==> flow/design.v <==
module apb_slave (
  input  logic        PCLK,
  input  logic        PRESETn,
  input  logic [31:0] PADDR,
  input  logic        PSEL,
  input  logic        PENABLE,
  input  logic        PWRITE,
  input  logic [31:0] PWDATA,
  output logic [31:0] PRDATA,
  output logic        PREADY,
  output logic        PSLVERR
);
  logic [15:0] [31:0] registers;
  logic [3:0] addr_index;
  logic       addr_valid;
  assign addr_index = PADDR[5:2];
  assign addr_valid = (PADDR[31:6] == 0);
  typedef enum logic [1:0] {
    IDLE,
    SETUP,
    ACCESS
  } apb_state_t;
  apb_state_t current_state, next_state;
  always_ff @(posedge PCLK or negedge PRESETn) begin
    if (!PRESETn) begin
      current_state <= IDLE;
    end else begin
      current_state <= next_state;
    end
  end
  always_comb begin
    case (current_state)
      IDLE: begin
        if (PSEL && !PENABLE)
          next_state = SETUP;
        else
          next_state = IDLE;
      end
      SETUP: begin
        if (PSEL && PENABLE)
          next_state = ACCESS;
        else
          next_state = IDLE;
      end
      ACCESS: begin
        if (PSEL && !PENABLE)
          next_state = SETUP;
        else
          next_state = IDLE;
      end
      default:
        next_state = IDLE;
    endcase
  end
  always_ff @(posedge PCLK or negedge PRESETn) begin
    if (!PRESETn) begin
      for (int i = 0; i < 16; i++)
        registers[i] <= 32'h0;
      PRDATA <= 32'h0;
      PREADY <= 1'b1;   
      PSLVERR <= 1'b0;  
    end
    else begin
      PREADY <= (next_state != SETUP);
      PSLVERR <= 1'b0;
      if (current_state == SETUP && PSEL && PENABLE) begin
        if (!addr_valid) begin
          PSLVERR <= 1'b1;
        end
        else if (!PWRITE) begin
          PRDATA <= registers[addr_index];
        end
      end
      if (current_state == ACCESS && PSEL && PENABLE && addr_valid && PWRITE) begin
        registers[addr_index] <= PWDATA;
      end
    end
  end
endmodule
Wiki page: apb_slave / tool data

[From RTL to reports: apb_slave]
Module apb_slave before and after one edit of its RTL, step after step.
"original" refers to lines of the RTL above, "edited" to lines of the edited file.
"difference" is "edited" less "original", of the values as shown; "rel. change" is that difference over "original", in percent.
Operators: Yosys type, input widths -> output width; for muxes data width and select width s.
Cell names lack the library's common part.
Not given: n/a
Design
  design top: apb_slave
  clock port: PCLK
  cell library: sky130hd
  corner: tt_025C_1v80

[Diff]
The edit as a unified diff against the file above.
The edit is scripted: it alters the design's behaviour and was not made to optimise anything.
begin of diff
@@ -62,5 +62,5 @@
     end
     else begin
-      PREADY <= (next_state != SETUP);
+      PREADY <= (next_state > SETUP);
       PSLVERR <= 1'b0;
       if (current_state == SETUP && PSEL && PENABLE) begin
end of diff

[After elaboration]
Source: Yosys, flattened and elaborated, memories not mapped. Widths are those after wreduce. Registers that Yosys merges into a memory's read port (data or address) are not register bits. Print and check cells do not count. Equal cells are merged and count once.
Storage and ports
  bits in registers: original 548, edited 548, difference 0, rel. change 0.00%
  bits of input ports: original 69, edited 69, difference 0, rel. change 0.00%
  output and inout port bits: original 34, edited 34, difference 0, rel. change 0.00%
  elaborated cells: original 34, edited 34, difference 0, rel. change 0.00%
Cells by class
  add/sub/neg operators: original 1, edited 1, difference 0, rel. change 0.00%
  order comparisons: original 0, edited 1, difference +1
  eq/ne operators: original 3, edited 2, difference -1, rel. change -33.33%
  shift-type cells: original 3, edited 3, difference 0, rel. change 0.00%
  muxes and demuxes: original 5, edited 5, difference 0, rel. change 0.00%
  bitwise gates (word level): original 4, edited 4, difference 0, rel. change 0.00%
  reductions and logical operators: original 13, edited 13, difference 0, rel. change 0.00%
Operators with widths
  $ne 2x1->1 const B: original 1, edited 0, difference -1, rel. change -100.00%
  $gt 2x1->1 const B: original 0, edited 1, difference +1
Unchanged operator kinds not shown: 19.

[Longest topological paths]
Yosys ltp: most cells in a row. Word level: on the elaborated netlist, between registers, memories and ports. Mapped: between sequential cells and ports; inverters and the memories' decode and read muxes count.
Depth
  word-level depth: original 5, edited 5, difference 0, rel. change 0.00%
  ABC_AREA: original 0, edited 0
  mapped depth: original 12, edited 12, difference 0, rel. change 0.00%
  depth with buffers taken out: original 7, edited 7, difference 0, rel. change 0.00%

[Synthesis result]
Yosys stat after the flow's synthesis: flattened, memories mapped to cells. It holds for the ABC_AREA given above (unset counts as 0); a run with the other value may have another netlist.
Mapped netlist
  mapped cells: original 1518, edited 1529, difference +11, rel. change +0.72%
  mapped area (mm^2): original 0.0245048, edited 0.0244159, difference -0.0000889, rel. change -0.36%
  sequential part of the area (mm^2): original 0.0137407, edited 0.0137407, difference 0.0000000, rel. change 0.00%
  flip-flops: original 549, edited 549, difference 0, rel. change 0.00%
  buffers: original 131, edited 131, difference 0, rel. change 0.00%
Cells by type
  mux2_2: original 464, edited 528, difference +64, rel. change +13.79%
  mux2_1: original 66, edited 5, difference -61, rel. change -92.42%
  buf_2: original 21, edited 48, difference +27, rel. change +128.57%
  buf_6: original 17, edited 0, difference -17, rel. change -100.00%
  mux2_4: original 14, edited 0, difference -14, rel. change -100.00%
  a22o_1: original 0, edited 12, difference +12
  clkbuf_1: original 71, edited 61, difference -10, rel. change -14.08%
  buf_1: original 21, edited 14, difference -7, rel. change -33.33%
  nand3_1: original 4, edited 9, difference +5, rel. change +125.00%
  buf_4: original 1, edited 6, difference +5, rel. change +500.00%
  nand2_4: original 4, edited 0, difference -4, rel. change -100.00%
  and2_1: original 3, edited 7, difference +4, rel. change +133.33%
  nand2_2: original 0, edited 4, difference +4
  nand4_1: original 4, edited 1, difference -3, rel. change -75.00%
  a211oi_1: original 0, edited 3, difference +3
  nor2_1: original 11, edited 9, difference -2, rel. change -18.18%
  or4_1: original 2, edited 0, difference -2, rel. change -100.00%
  nor3b_1: original 1, edited 3, difference +2, rel. change +200.00%
Unchanged cell types not shown: 8.
Not every row of either side is listed.

[Path before layout]
Source: OpenSTA report_checks on the synthesized netlist (no wires, ideal clock, input and output delay 20% of the period each), path of least setup slack; recovery checks are left aside. Register names are those of the netlist, which keeps one name where synthesis merged equal registers.
Timing path after synthesis
  path kind: original input-to-reg, edited input-to-reg
  start point: original input port PADDR[2], edited input port PADDR[3]
  end point: original register registers, edited register registers
  clock period (ns): original 5.0, edited 5.0, difference 0.0, rel. change 0.00%
  input delay (ns): original 1.000, edited 1.000, difference 0.000, rel. change 0.00%
  library setup time (ns): original 0.125, edited 0.125, difference 0.000
  time at the first pin (ns): original 1.000, edited 1.000, difference 0.000, rel. change 0.00%
  arrival time (ns): original 3.757, edited 3.708, difference -0.049, rel. change -1.30%
  required time (ns): original 4.875, edited 4.875, difference 0.000, rel. change 0.00%
  path slack (ns): original 1.118, edited 1.167, difference +0.049
  path delay (ns): original 2.882, edited 2.833, difference -0.049, rel. change -1.70%
  stages on the path: original 10, edited 12, difference +2, rel. change +20.00%
  path buffers: original 4, edited 5, difference +1, rel. change +25.00%
  synthesis period reached (ns): original 3.882, edited 3.833, difference -0.049, rel. change -1.26%
"path delay" = arrival - input delay + setup time.
"stages on the path": output pins that drive a net of the path, with the launching flip-flop's if there is one; two outputs of one cell count as two.
"synthesis period reached" = period - worst setup slack (recovery checks aside). The figure is calculated, with input and output delays left at 20% of the set period.
Where an end lacks its bit number, it is one bit of the signal, or one of the new flip-flops if synthesis recoded a state register.
Between the ends stands the longest chain of elaborated cells between them, by number of cells; it is not shown to be the way that was timed. Of several equally long chains one is given.
Each line given opens the expression or statement behind the cell; cells for indexed reads and writes are added by Yosys, which also makes memories of some case tables.
Between the ends, after synthesis, original
  cells stage by stage: buf_2 > clkbuf_1 > buf_1 > nor3_1 > ha_1 > or4b_4 > nor4_4 > nand2_4 > buf_6 > mux2_4
  cells in the longest elaborated chain: 5
  elaborated cells between the ends (all ways): 6
  RTL lines with such cells: 1
  classes of those cells: 1 x add/sub; 2 x shift; 3 x logic
Ends and longest elaborated chain, after synthesis, original
  from (decl): RTL line 4  | input  logic [31:0] PADDR,
  $neg 9->33: RTL line 75  | registers[addr_index] <= PWDATA;
  $shift 32x33->512: RTL line 75
  $not 512->512: RTL line 75
  $and 512x512->512: RTL line 75
  $or 512x512->512: RTL line 75
  to (assign): RTL line 75
  to (decl): RTL line 13  | logic [15:0] [31:0] registers;
Between the ends, after synthesis, edited
  cells stage by stage: clkbuf_1 > clkbuf_1 > buf_1 > nor3_1 > ha_1 > inv_1 > nand2b_1 > nor4_4 > and2_0 > clkbuf_2 > buf_4 > mux2_2
  cells in the longest elaborated chain: 5
  elaborated cells between the ends (all ways): 6
  RTL lines with such cells: 1
  classes of those cells: 1 x add/sub; 2 x shift; 3 x logic
Ends and longest elaborated chain, after synthesis, edited
  from (decl): RTL line 4  | input  logic [31:0] PADDR,
  $neg 9->33: RTL line 75  | registers[addr_index] <= PWDATA;
  $shift 32x33->512: RTL line 75
  $not 512->512: RTL line 75
  $and 512x512->512: RTL line 75
  $or 512x512->512: RTL line 75
  to (assign): RTL line 75
  to (decl): RTL line 13  | logic [15:0] [31:0] registers;

[Path in the finished layout]
From the final timing report of each run of pair A: the path of least setup slack in the routed layout; clock arrival at registers is part of the times.
Timing path after layout
  path kind: original input-to-reg, edited input-to-reg
  start point: original input port PWRITE, edited input port PADDR[11]
  end point: original register registers, edited register registers
  clock period (ns): original 3.81, edited 3.81, difference 0.00, rel. change 0.00%
  input delay (ns): original 0.76, edited 0.76, difference 0.00, rel. change 0.00%
  library setup time (ns): original 0.12, edited 0.12, difference 0.00
  time at the first pin (ns): original 0.76, edited 0.76, difference 0.00, rel. change 0.00%
  arrival time (ns): original 3.48, edited 3.48, difference 0.00, rel. change 0.00%
  required time (ns): original 4.30, edited 4.30, difference 0.00, rel. change 0.00%
  path slack (ns): original 0.82, edited 0.82, difference 0.00
  stages on the path: original 7, edited 6, difference -1, rel. change -14.29%
  path buffers: original 2, edited 1, difference -1, rel. change -50.00%
Where an end lacks its bit number, it is one bit of the signal, or one of the new flip-flops if synthesis recoded a state register.
Between the ends stands the longest chain of elaborated cells between them, by number of cells; it is not shown to be the way that was timed. Of several equally long chains one is given.
Between the ends, after layout, original
  cells stage by stage: clkdlybuf4s50_1 > nand4_1 > nor2_1 > nand4bb_1 > or4_2 > buf_4 > mux2_1
  cells in the longest elaborated chain: 1
  elaborated cells between the ends (all ways): 1
  RTL lines with such cells: 1
  classes of those cells: 1 x reduce/logical
Ends and longest elaborated chain, after layout, original
  from (decl): RTL line 7  | input  logic        PWRITE,
  $logic_and 1x1->1: RTL line 74  | if (current_state == ACCESS && PSEL && PENABLE && addr_valid && PWRITE) begin
  to (assign): RTL line 75  | registers[addr_index] <= PWDATA;
  to (decl): RTL line 13  | logic [15:0] [31:0] registers;
Between the ends, after layout, edited
  cells stage by stage: clkdlybuf4s50_1 > nor4_1 > nand4_2 > nor4b_4 > and2_1 > mux2_2
  cells in the longest elaborated chain: 3
  elaborated cells between the ends (all ways): 3
  RTL lines with such cells: 2
  classes of those cells: 3 x reduce/logical
Ends and longest elaborated chain, after layout, edited
  from (decl): RTL line 4  | input  logic [31:0] PADDR,
  $logic_not 26->1: RTL line 17  | assign addr_valid = (PADDR[31:6] == 0);
  $logic_and 1x1->1 x2: RTL line 74  | if (current_state == ACCESS && PSEL && PENABLE && addr_valid && PWRITE) begin
  to (assign): RTL line 75  | registers[addr_index] <= PWDATA;
  to (decl): RTL line 13  | logic [15:0] [31:0] registers;

[Flow runs]
Both versions went through the flow (Yosys, OpenROAD) with the same settings in each pair. Constraints: input delay and output delay 20% of the set period each, output load 0.01 pF.
Flow settings, pair A
  CORE_UTILIZATION: 40
  period_ns: 3.81
  CAP_MARGIN: 20
  CORE_MARGIN: 2
  SLEW_MARGIN: 20
Final reports, pair A
  synthesis area (mm^2): original 0.0245048, edited 0.0244159, difference -0.0000889, rel. change -0.36%
  total die area (mm^2): original 0.0632573, edited 0.0630311, difference -0.0002262, rel. change -0.36%
  standard-cell area of the final layout (mm^2): original 0.0284673, edited 0.0285073, difference +0.0000400, rel. change +0.14%
  post-route utilization: original 0.471, edited 0.472, difference +0.001
  worst setup slack after layout (ns): original 0.816, edited 0.824, difference +0.008
  setup total negative slack (ns): original 0.000, edited 0.000, difference 0.000
  total power after layout (mW): original 11.929, edited 12.094, difference +0.165, rel. change +1.38%
Flow settings, pair B
  CAP_MARGIN: 10
  CELL_PAD_IN_SITES_GLOBAL_PLACEMENT: 1
  CORE_UTILIZATION: 24
  GPL_ROUTABILITY_DRIVEN: 0
  GPL_TIMING_DRIVEN: 1
  MAX_ROUTING_LAYER: met5
  MIN_ROUTING_LAYER: met2
  TNS_END_PERCENT: 80
  period_ns: 2.86
  CORE_MARGIN: 2
  SLEW_MARGIN: 20
Final reports, pair B
  synthesis area (mm^2): original 0.0245048, edited 0.0244159, difference -0.0000889, rel. change -0.36%
  total die area (mm^2): original 0.104675, edited 0.1043, difference -0.000375, rel. change -0.36%
  standard-cell area of the final layout (mm^2): original 0.0298799, edited 0.0298787, difference -0.0000012, rel. change 0.00%
  post-route utilization: original 0.295, edited 0.297, difference +0.002
  worst setup slack after layout (ns): original 0.275, edited 0.264, difference -0.011
  setup total negative slack (ns): original 0.000, edited 0.000, difference 0.000
  total power after layout (mW): original 16.977, edited 16.341, difference -0.636, rel. change -3.75%
"total power after layout": no workload was simulated; the value follows from the tool's default switching activity.
